==> flow/design.v <==
`timescale 1ns / 1ps
module compression(
    input [31:0] Ki, Wi,
    input [31:0] ain, bin, cin, din, ein, fin, gin, hin,
    output [31:0] aout, bout, cout, dout, eout, fout, gout, hout
    );
    wire [31:0] S0, S1, T1, T2, Ch_efg, Maj_abc;
    assign S0 = ({ain[1:0],ain[31:2]}) ^ ({ain[12:0],ain[31:13]}) ^ ({ain[21:0],ain[31:22]});
    assign S1 = ({ein[5:0],ein[31:6]}) ^ ({ein[10:0],ein[31:11]}) ^ ({ein[24:0],ein[31:25]});
    assign Maj_abc = (ain & bin) ^ (ain & cin) ^ (bin & cin);
    assign Ch_efg = (ein & fin) ^ (~ein & gin);
    assign T1 = hin + S1 + Ch_efg + Ki + Wi;
    assign T2 = S0 + Maj_abc;
    assign aout = T1 + T2;
    assign bout = ain;
    assign cout = bin;
    assign dout = cin;
    assign eout = din + T1;
    assign fout = ein;
    assign gout = fin;
    assign hout = gin;
endmodule
`timescale 1ns / 1ps
module sigma0(
    input [31:0] X,
    output [31:0] Y
    );
    assign Y = {X[6:0], X[31:7]} ^ {X[17:0], X[31:18]} ^ {3'b000, X[31:3]};
endmodule
module sigma1(
    input [31:0] X,
    output [31:0] Y
    );
    assign Y = {X[16:0], X[31:17]} ^ {X[18:0], X[31:19]} ^ {10'b0000000000, X[31:10]};
endmodule
module expander(
    input [31:0] Wm16, Wm15, Wm7, Wm2,
    output [31:0] Wnext
    );
    wire [31:0] sigmaL0Out, sigmaL1Out;
    sigma0 s0(.X(Wm15), .Y(sigmaL0Out));
    sigma1 s1(.X(Wm2), .Y(sigmaL1Out));
    assign Wnext = sigmaL1Out + Wm7 + sigmaL0Out + Wm16;
endmodule
`timescale 1ns / 1ps
module sha256_core(
    input clk, rst_n,
    input start,                
    input init,                 
    input [511:0] block,        
    output reg ready,
    output reg done,
    output [255:0] hash
    );
    localparam
        H01 = 32'h6A09E667,
        H02 = 32'hBB67AE85,
        H03 = 32'h3C6EF372,
        H04 = 32'hA54FF53A,
        H05 = 32'h510E527F,
        H06 = 32'h9B05688C,
        H07 = 32'h1F83D9AB,
        H08 = 32'h5BE0CD19;
    reg [31:0] H0, H1, H2, H3, H4, H5, H6, H7;
    reg [31:0] a, b, c, d, e, f, g, h;
    reg [31:0] W [0:15];
    reg [6:0] counter;
    reg busy;
    reg [31:0] Ki;
    always @(*)
        begin
            case(counter[5:0])
            6'd0:  Ki = 32'h428a2f98; 6'd1:  Ki = 32'h71374491; 6'd2:  Ki = 32'hb5c0fbcf; 6'd3:  Ki = 32'he9b5dba5;
            6'd4:  Ki = 32'h3956c25b; 6'd5:  Ki = 32'h59f111f1; 6'd6:  Ki = 32'h923f82a4; 6'd7:  Ki = 32'hab1c5ed5;
            6'd8:  Ki = 32'hd807aa98; 6'd9:  Ki = 32'h12835b01; 6'd10: Ki = 32'h243185be; 6'd11: Ki = 32'h550c7dc3;
            6'd12: Ki = 32'h72be5d74; 6'd13: Ki = 32'h80deb1fe; 6'd14: Ki = 32'h9bdc06a7; 6'd15: Ki = 32'hc19bf174;
            6'd16: Ki = 32'he49b69c1; 6'd17: Ki = 32'hefbe4786; 6'd18: Ki = 32'h0fc19dc6; 6'd19: Ki = 32'h240ca1cc;
            6'd20: Ki = 32'h2de92c6f; 6'd21: Ki = 32'h4a7484aa; 6'd22: Ki = 32'h5cb0a9dc; 6'd23: Ki = 32'h76f988da;
            6'd24: Ki = 32'h983e5152; 6'd25: Ki = 32'ha831c66d; 6'd26: Ki = 32'hb00327c8; 6'd27: Ki = 32'hbf597fc7;
            6'd28: Ki = 32'hc6e00bf3; 6'd29: Ki = 32'hd5a79147; 6'd30: Ki = 32'h06ca6351; 6'd31: Ki = 32'h14292967;
            6'd32: Ki = 32'h27b70a85; 6'd33: Ki = 32'h2e1b2138; 6'd34: Ki = 32'h4d2c6dfc; 6'd35: Ki = 32'h53380d13;
            6'd36: Ki = 32'h650a7354; 6'd37: Ki = 32'h766a0abb; 6'd38: Ki = 32'h81c2c92e; 6'd39: Ki = 32'h92722c85;
            6'd40: Ki = 32'ha2bfe8a1; 6'd41: Ki = 32'ha81a664b; 6'd42: Ki = 32'hc24b8b70; 6'd43: Ki = 32'hc76c51a3;
            6'd44: Ki = 32'hd192e819; 6'd45: Ki = 32'hd6990624; 6'd46: Ki = 32'hf40e3585; 6'd47: Ki = 32'h106aa070;
            6'd48: Ki = 32'h19a4c116; 6'd49: Ki = 32'h1e376c08; 6'd50: Ki = 32'h2748774c; 6'd51: Ki = 32'h34b0bcb5;
            6'd52: Ki = 32'h391c0cb3; 6'd53: Ki = 32'h4ed8aa4a; 6'd54: Ki = 32'h5b9cca4f; 6'd55: Ki = 32'h682e6ff3;
            6'd56: Ki = 32'h748f82ee; 6'd57: Ki = 32'h78a5636f; 6'd58: Ki = 32'h84c87814; 6'd59: Ki = 32'h8cc70208;
            6'd60: Ki = 32'h90befffa; 6'd61: Ki = 32'ha4506ceb; 6'd62: Ki = 32'hbef9a3f7; default: Ki = 32'hc67178f2;
            endcase
        end
    wire [31:0] an, bn, cn, dn, en, fn, gn, hn;
    wire [31:0] Wnext;
    compression u_compression(
        .Ki(Ki), .Wi(W[0]),
        .ain(a), .bin(b), .cin(c), .din(d), .ein(e), .fin(f), .gin(g), .hin(h),
        .aout(an), .bout(bn), .cout(cn), .dout(dn), .eout(en), .fout(fn), .gout(gn), .hout(hn)
        );
    expander u_expander(
        .Wm16(W[0]), .Wm15(W[1]), .Wm7(W[9]), .Wm2(W[14]),
        .Wnext(Wnext)
        );
    assign hash = {H0, H1, H2, H3, H4, H5, H6, H7};
    integer i;
    always @(posedge clk)
        begin
            if (~rst_n)
                begin
                    H0 <= H01; H1 <= H02; H2 <= H03; H3 <= H04;
                    H4 <= H05; H5 <= H06; H6 <= H07; H7 <= H08;
                    counter <= 0;
                    busy <= 0;
                    ready <= 1;
                    done <= 0;
                end
            else
                begin
                    done <= 0;
                    if (ready && start)
                        begin
                            if (init)
                                begin
                                    H0 <= H01; H1 <= H02; H2 <= H03; H3 <= H04;
                                    H4 <= H05; H5 <= H06; H6 <= H07; H7 <= H08;
                                    a <= H01; b <= H02; c <= H03; d <= H04;
                                    e <= H05; f <= H06; g <= H07; h <= H08;
                                end
                            else
                                begin
                                    a <= H0; b <= H1; c <= H2; d <= H3;
                                    e <= H4; f <= H5; g <= H6; h <= H7;
                                end
                            for (i = 0; i < 16; i = i + 1)
                                W[i] <= block[511-32*i -: 32];
                            counter <= 0;
                            busy <= 1;
                            ready <= 0;
                        end
                    else if (busy)
                        begin
                            if (counter == 64)
                                begin
                                    H0 <= H0 + a; H1 <= H1 + b; H2 <= H2 + c; H3 <= H3 + d;
                                    H4 <= H4 + e; H5 <= H5 + f; H6 <= H6 + g; H7 <= H7 + h;
                                    busy <= 0;
                                    ready <= 1;
                                    done <= 1;
                                end
                            else
                                begin
                                    a <= an; b <= bn; c <= cn; d <= dn;
                                    e <= en; f <= fn; g <= gn; h <= hn;
                                    for (i = 0; i < 15; i = i + 1)
                                        W[i] <= W[i+1];
                                    W[15] <= Wnext;
                                    counter <= counter + 1;
                                end
                        end
                end
        end
endmodule
Subject: tool reports on sha256_core

Hi,

From RTL to reports: sha256_core
Module sha256_core before and after one edit of its RTL, step after step.
"original" refers to lines of the RTL above, "edited" to lines of the edited file.
"change" is "edited" less "original", of the values as shown; "rel. change" is that difference over "original", in percent.
Cell names lack the library's common part.
The mark - stands for no value.
Inputs
  top module: sha256_core
  clock: clk
  cell library: sky130hd
  library corner: tt_025C_1v80

Edit of the RTL
The edit as a unified diff against the file above.
The edited RTL no longer does the same as the RTL above: the edit was made by script, with no optimisation intended.
begin of diff
@@ -62,5 +62,5 @@
         H07 = 32'h1F83D9AB,
         H08 = 32'h5BE0CD19;
-    reg [31:0] H0, H1, H2, H3, H4, H5, H6, H7;
+    reg [47:0] H0, H1, H2, H3, H4, H5, H6, H7;
     reg [31:0] a, b, c, d, e, f, g, h;
     reg [31:0] W [0:15];
end of diff

Word-level counts
Yosys after proc, flatten, opt, wreduce and memory -nomap, before mapping. Print and check cells are not counted. Equal cells are merged and count once.
Yosys's memory passes give these memory sizes; they may raise the number of words (mostly to a power of two), join words into wider ones and drop unused or constant bits.
Bit counts
  flip-flop bits (word level): original 1034, edited 1162, change +128, rel. change +12.38%
  memory bits (read-only): original 2048, edited 2048, change 0, rel. change 0.00%
  word width x clocked read ports: original 32, edited 32, change 0, rel. change 0.00%
  memory cells: original 1, edited 1, change 0, rel. change 0.00%
  output and inout bits: original 258, edited 258, change 0, rel. change 0.00%
Operators by class
  $add $sub $neg: original 19, edited 19, change 0, rel. change 0.00%
  equality and inequality tests: original 2, edited 3, change +1, rel. change +50.00%
  mux-type cells: original 113, edited 121, change +8, rel. change +7.08%
  bitwise gates (word level): original 20, edited 20, change 0, rel. change 0.00%
  reduce/logical cells: original 8, edited 9, change +1, rel. change +12.50%
Memories
  words x width with read and write ports: original 64x32 r1 w0, edited 64x32 r1 w0
Operators with widths
  48-bit two-way mux: original 0, edited 32, change +32
  32-bit two-way mux: original 104, edited 80, change -24, rel. change -23.08%
  32-bit adder: original 18, edited 10, change -8, rel. change -44.44%
  48-bit by 32-bit adder with 48-bit output: original 0, edited 8, change +8
  2-bit inequality test (second input constant): original 1, edited 2, change +1, rel. change +100.00%
  3-bit AND reduction: original 1, edited 2, change +1, rel. change +100.00%
  32-bit XOR: original 9, edited 9, change 0, rel. change 0.00%
  1-bit two-way mux: original 7, edited 7, change 0, rel. change 0.00%
  32-bit AND: original 5, edited 5, change 0, rel. change 0.00%
  1-bit inverter: original 3, edited 3, change 0, rel. change 0.00%
  6-bit two-way mux: original 2, edited 2, change 0, rel. change 0.00%
  2-bit AND reduction: original 2, edited 2, change 0, rel. change 0.00%
  2-bit nonzero test: original 2, edited 2, change 0, rel. change 0.00%
  7-bit by 1-bit adder with 7-bit output (second input constant): original 1, edited 1, change 0, rel. change 0.00%
  7-bit equality test (second input constant): original 1, edited 1, change 0, rel. change 0.00%
  1-bit logical AND: original 1, edited 1, change 0, rel. change 0.00%
  32-bit inverter: original 1, edited 1, change 0, rel. change 0.00%
  2-bit OR reduction: original 1, edited 1, change 0, rel. change 0.00%
  3-bit OR reduction: original 1, edited 1, change 0, rel. change 0.00%
  32-bit by 22-bit XOR with 32-bit output: original 1, edited 1, change 0, rel. change 0.00%
  32-bit by 29-bit XOR with 32-bit output: original 1, edited 1, change 0, rel. change 0.00%

Logic depth
Longest topological path by Yosys (ltp), each cell counted once; first at word level (registers and memories cut), then after technology mapping (sequential cells cut; the memories' decode and read muxes count).
Depth
  depth in word-level cells: original 10, edited 10, change 0, rel. change 0.00%
  ABC_AREA: original 0, edited 0
  gate-level depth with buffers: original 32, edited 33, change +1, rel. change +3.12%
  depth with buffers taken out: original 31, edited 32, change +1, rel. change +3.23%

Synthesis result
The flow's flattened synthesis, as Yosys stat reports it; memories are mapped. The netlist is that of the ABC_AREA named above (0 if unset); the other value can give another one.
Synthesis totals
  cell count: original 8226, edited 8580, change +354, rel. change +4.30%
  chip area (Yosys) (um^2): original 71496.1, edited 74990.7, change +3494.6, rel. change +4.89%
  flip-flops: original 1066, edited 1146, change +80, rel. change +7.50%
  buffers: original 441, edited 464, change +23, rel. change +5.22%
Cells by type
  dfxtp_1: original 298, edited 378, change +80, rel. change +26.85%
  xor2_1: original 198, edited 275, change +77, rel. change +38.89%
  and2_1: original 21, edited 69, change +48, rel. change +228.57%
  a21oi_1: original 496, edited 452, change -44, rel. change -8.87%
  o21ai_0: original 589, edited 627, change +38, rel. change +6.45%
  nor3_1: original 175, edited 142, change -33, rel. change -18.86%
  and3_1: original 31, edited 60, change +29, rel. change +93.55%
  o22ai_1: original 16, edited 45, change +29, rel. change +181.25%
  a21boi_0: original 13, edited 37, change +24, rel. change +184.62%
  nand2_1: original 2107, edited 2130, change +23, rel. change +1.09%
  nand3_1: original 152, edited 174, change +22, rel. change +14.47%
  o31ai_1: original 22, edited 42, change +20, rel. change +90.91%
  nand2b_1: original 44, edited 62, change +18, rel. change +40.91%
  buf_4: original 0, edited 16, change +16
  inv_1: original 524, edited 511, change -13, rel. change -2.48%
  a31oi_1: original 61, edited 48, change -13, rel. change -21.31%
  nand4_1: original 27, edited 40, change +13, rel. change +48.15%
  nor2_1: original 374, edited 386, change +12, rel. change +3.21%
The list need not be complete.
The figures by module come from a second, unflattened synthesis with its own total; it is not the netlist above.
Second synthesis, totals
  cells (unflattened synthesis): original 8433, edited 8810, change +377, rel. change +4.47%
  area (unflattened synthesis) (um^2): original 74022.2, edited 77400.5, change +3378.3, rel. change +4.56%
Rows give one instance, submodules left out.
By module, original
  sha256_core: times used 1, cells 6648, area 58478.6 um^2, sequential area 29027.8 um^2
  compression: times used 1, cells 1258, area 10633.9 um^2, sequential area 0.0 um^2
  expander: times used 1, cells 463, area 3568.4 um^2, sequential area 0.0 um^2
  sigma0: times used 1, cells 32, area 730.7 um^2, sequential area 0.0 um^2
  sigma1: times used 1, cells 32, area 610.6 um^2, sequential area 0.0 um^2
By module, edited
  sha256_core: times used 1, cells 7046, area 61995.7 um^2, sequential area 30629.4 um^2
  compression: times used 1, cells 1254, area 10657.7 um^2, sequential area 0.0 um^2
  expander: times used 1, cells 446, area 3405.8 um^2, sequential area 0.0 um^2
  sigma0: times used 1, cells 32, area 730.7 um^2, sequential area 0.0 um^2
  sigma1: times used 1, cells 32, area 610.6 um^2, sequential area 0.0 um^2

Worst setup path after synthesis
OpenSTA on the mapped netlist: ideal clock, no wires. The path of least setup slack (recovery checks aside). Input and output delay are each 20% of the period. Register names are those of the netlist, which keeps one name where synthesis merged equal registers.
Timing after synthesis
  path type: original input to register, edited input to register
  start point: original input rst_n, edited input rst_n
  end point: original register W[0][0], edited register W[0][0]
  period (ns): original 8.0, edited 8.0, change 0.0, rel. change 0.00%
  launch time at the first pin (ns): original 1.600, edited 1.600, change 0.000, rel. change 0.00%
  arrival time (ns): original 38.719, edited 57.151, change +18.432, rel. change +47.60%
  data required time (ns): original 5.838, edited 4.929, change -0.909, rel. change -15.57%
  path slack (ns): original -32.880, edited -52.222, change -19.342
  path delay (ns): original 39.281, edited 58.622, change +19.341, rel. change +49.24%
  stages on the path: original 3, edited 3, change 0, rel. change 0.00%
  path buffers: original 1, edited 2, change +1, rel. change +100.00%
  synthesis period reached (ns): original 40.88, edited 60.222, change +19.342, rel. change +47.31%
"path delay" = arrival - input delay + setup time.
"stages on the path": output pins that drive a net of the path, with the launching flip-flop's if there is one; two outputs of one cell count as two.
"synthesis period reached" = period - worst setup slack (recovery checks aside). The figure is calculated, with input and output delays left at 20% of the set period.
Between the ends stands the longest chain of elaborated cells between them, by number of cells; it is not shown to be the way that was timed. Of several equally long chains one is given.
A line is the first line of the expression or statement that the cell stems from. Yosys adds cells for indexed reads and writes and turns some case tables into memories.
On the way, after synthesis, original
  cell sequence: clkinv_1 clkbuf_1 a21oi_1
  length of the longest elaborated chain: 1
  elaborated cells on any way between the ends: 1
  those cells by class: reduce/logical: 1
RTL lines, path after synthesis, original
  start, declared: line 47  | input clk, rst_n,
  3-bit AND reduction
  end, assigned: line 133  | W[i] <= block[511-32*i -: 32];
  end, assigned: line 153  | W[i] <= W[i+1];
  end, declared: line 66  | reg [31:0] W [0:15];
On the way, after synthesis, edited
  cell sequence: clkbuf_1 clkbuf_1 a21boi_0
  length of the longest elaborated chain: 1
  elaborated cells on any way between the ends: 1
  those cells by class: reduce/logical: 1
RTL lines, path after synthesis, edited
  start, declared: line 47  | input clk, rst_n,
  3-bit AND reduction
  end, assigned: line 133  | W[i] <= block[511-32*i -: 32];
  end, assigned: line 153  | W[i] <= W[i+1];
  end, declared: line 66  | reg [31:0] W [0:15];

Timing after layout
Path of least setup slack in the final report of each run of set A (OpenROAD, finished layout, wires in). Where an end is a register, its clock arrival counts in the times.
Timing post-layout
  path type: original register to register, edited register to register
  start point: original register g[1], edited register e[2]
  end point: original register a[29], edited register a[31]
  period (ns): original 8.0, edited 8.0, change 0.0, rel. change 0.00%
  launch time at the first pin (ns): original 0.79, edited 0.84, change +0.05, rel. change +6.33%
  arrival time (ns): original 8.06, edited 8.12, change +0.06, rel. change +0.74%
  data required time (ns): original 8.51, edited 8.54, change +0.03, rel. change +0.35%
  path slack (ns): original 0.45, edited 0.43, change -0.02
  stages on the path: original 29, edited 32, change +3, rel. change +10.34%
  path buffers: original 1, edited 0, change -1, rel. change -100.00%
Between the ends stands the longest chain of elaborated cells between them, by number of cells; it is not shown to be the way that was timed. Of several equally long chains one is given.
A register here has more assigning lines than the two given.
On the way, post-layout, original
  cell sequence: edfxtp_1 mux2i_2 fa_1 fa_1 fa_1 inv_1 ha_1 inv_1 fa_1 nor2b_1 o31a_1 o21ai_0 nand2b_1 xor2_1 inv_1 fa_1 inv_1 ha_1 o21a_1 o21ai_0 a32o_1 o211ai_1 a31oi_1 o21ai_0 buf_4 o21a_1 a31oi_1 xor2_1 o21ai_0
  length of the longest elaborated chain: 9
  elaborated cells on any way between the ends: 9
  those cells by class: add/sub: 4; mux: 3; logic: 2
RTL lines, path post-layout, original
  start, declared: line 65  | reg [31:0] a, b, c, d, e, f, g, h;
  start, assigned: line 125  | e <= H05; f <= H06; g <= H07; h <= H08;
  start, assigned: line 151  | e <= en; f <= fn; g <= gn; h <= hn;
  32-bit AND: line 11  | assign Ch_efg = (ein & fin) ^ (~ein & gin);
  32-bit XOR: line 11
  32-bit adder x3: line 12  | assign T1 = hin + S1 + Ch_efg + Ki + Wi;
  32-bit adder: line 14  | assign aout = T1 + T2;
  32-bit two-way mux: line 140  | if (counter == 64)
  32-bit two-way mux: line 138  | else if (busy)
  32-bit two-way mux: line 118  | if (ready && start)
  end, assigned: line 124  | a <= H01; b <= H02; c <= H03; d <= H04;
  end, assigned: line 150  | a <= an; b <= bn; c <= cn; d <= dn;
  end, declared: line 65
On the way, post-layout, edited
  cell sequence: edfxtp_1 mux2i_1 fa_1 inv_1 fa_1 inv_1 fa_1 inv_1 ha_1 a21o_1 a21oi_2 nor2_1 o41a_1 o211ai_1 a21oi_1 o221ai_2 nand2b_1 a21o_1 a21oi_1 xor2_1 fa_1 inv_1 ha_1 and3_1 nand3_1 nor2_1 a221o_1 nand4_1 nand3_1 o41a_1 xnor2_1 o21ai_0
  length of the longest elaborated chain: 10
  elaborated cells on any way between the ends: 14
  those cells by class: add/sub: 5; mux: 3; logic: 6
RTL lines, path post-layout, edited
  start, declared: line 65  | reg [31:0] a, b, c, d, e, f, g, h;
  start, assigned: line 125  | e <= H05; f <= H06; g <= H07; h <= H08;
  start, assigned: line 151  | e <= en; f <= fn; g <= gn; h <= hn;
  32-bit XOR x2: line 9  | assign S1 = ({ein[5:0],ein[31:6]}) ^ ({ein[10:0],ein[31:11]}) ^ ({ein[24:0],ein[31:25]});
  32-bit adder x4: line 12  | assign T1 = hin + S1 + Ch_efg + Ki + Wi;
  32-bit adder: line 14  | assign aout = T1 + T2;
  32-bit two-way mux: line 140  | if (counter == 64)
  32-bit two-way mux: line 138  | else if (busy)
  32-bit two-way mux: line 118  | if (ready && start)
  end, assigned: line 124  | a <= H01; b <= H02; c <= H03; d <= H04;
  end, assigned: line 150  | a <= an; b <= bn; c <= cn; d <= dn;
  end, declared: line 65

Layout results
Both versions went through the flow (Yosys, OpenROAD) with the same settings in each pair. Constraints: input delay and output delay 20% of the set period each, output load 0.01 pF.
Flow settings, set A
  CORE_UTILIZATION: 40
  PLACE_DENSITY: 0.6
  period_ns: 8.0
  CAP_MARGIN: 20
  CORE_MARGIN: 2
  SLEW_MARGIN: 20
Measured results, set A
  area of the synthesized netlist (um^2): original 71496.1, edited 74990.7, change +3494.6, rel. change +4.89%
  die size (um^2): original 182137.0, edited 190956.0, change +8819.0, rel. change +4.84%
  standard-cell area after layout (um^2): original 86071.3, edited 89915.0, change +3843.7, rel. change +4.47%
  utilization: original 0.483, edited 0.484, change +0.001
  worst setup slack after layout (ns): original 0.455, edited 0.425, change -0.030
  setup total negative slack (ns): original 0.000, edited 0.000, change 0.000
  worst-case hold slack (ns): original 0.504, edited 0.489, change -0.015
  period achieved (ns): original 7.545, edited 7.575, change +0.030, rel. change +0.40%
Flow settings, set B
  ABC_AREA: 0
  CAP_MARGIN: 10
  CELL_PAD_IN_SITES_DETAIL_PLACEMENT: 1
  CORE_UTILIZATION: 27
  PLACE_DENSITY_LB_ADDON: 0.05
  SETUP_SLACK_MARGIN: 1.08
  SLEW_MARGIN: 15
  period_ns: 5.79
  CORE_MARGIN: 2
Measured results, set B
  area of the synthesized netlist (um^2): original 71496.1, edited 74990.7, change +3494.6, rel. change +4.89%
  die size (um^2): original 268930.0, edited 281977.0, change +13047.0, rel. change +4.85%
  standard-cell area after layout (um^2): original 95898.2, edited 99269.0, change +3370.8, rel. change +3.51%
  utilization: original 0.365, edited 0.359, change -0.006
  worst setup slack after layout (ns): original -1.239, edited -1.492, change -0.253
  setup total negative slack (ns): original -32.156, edited -36.239, change -4.083
  worst-case hold slack (ns): original 0.466, edited 0.488, change +0.022
  period achieved (ns): original 7.029, edited 7.282, change +0.253, rel. change +3.60%
By "period achieved" is meant the clock period of the run minus its worst setup slack. This is arithmetic on one report: input and output delays are still those of the set period (20% each).

Regards
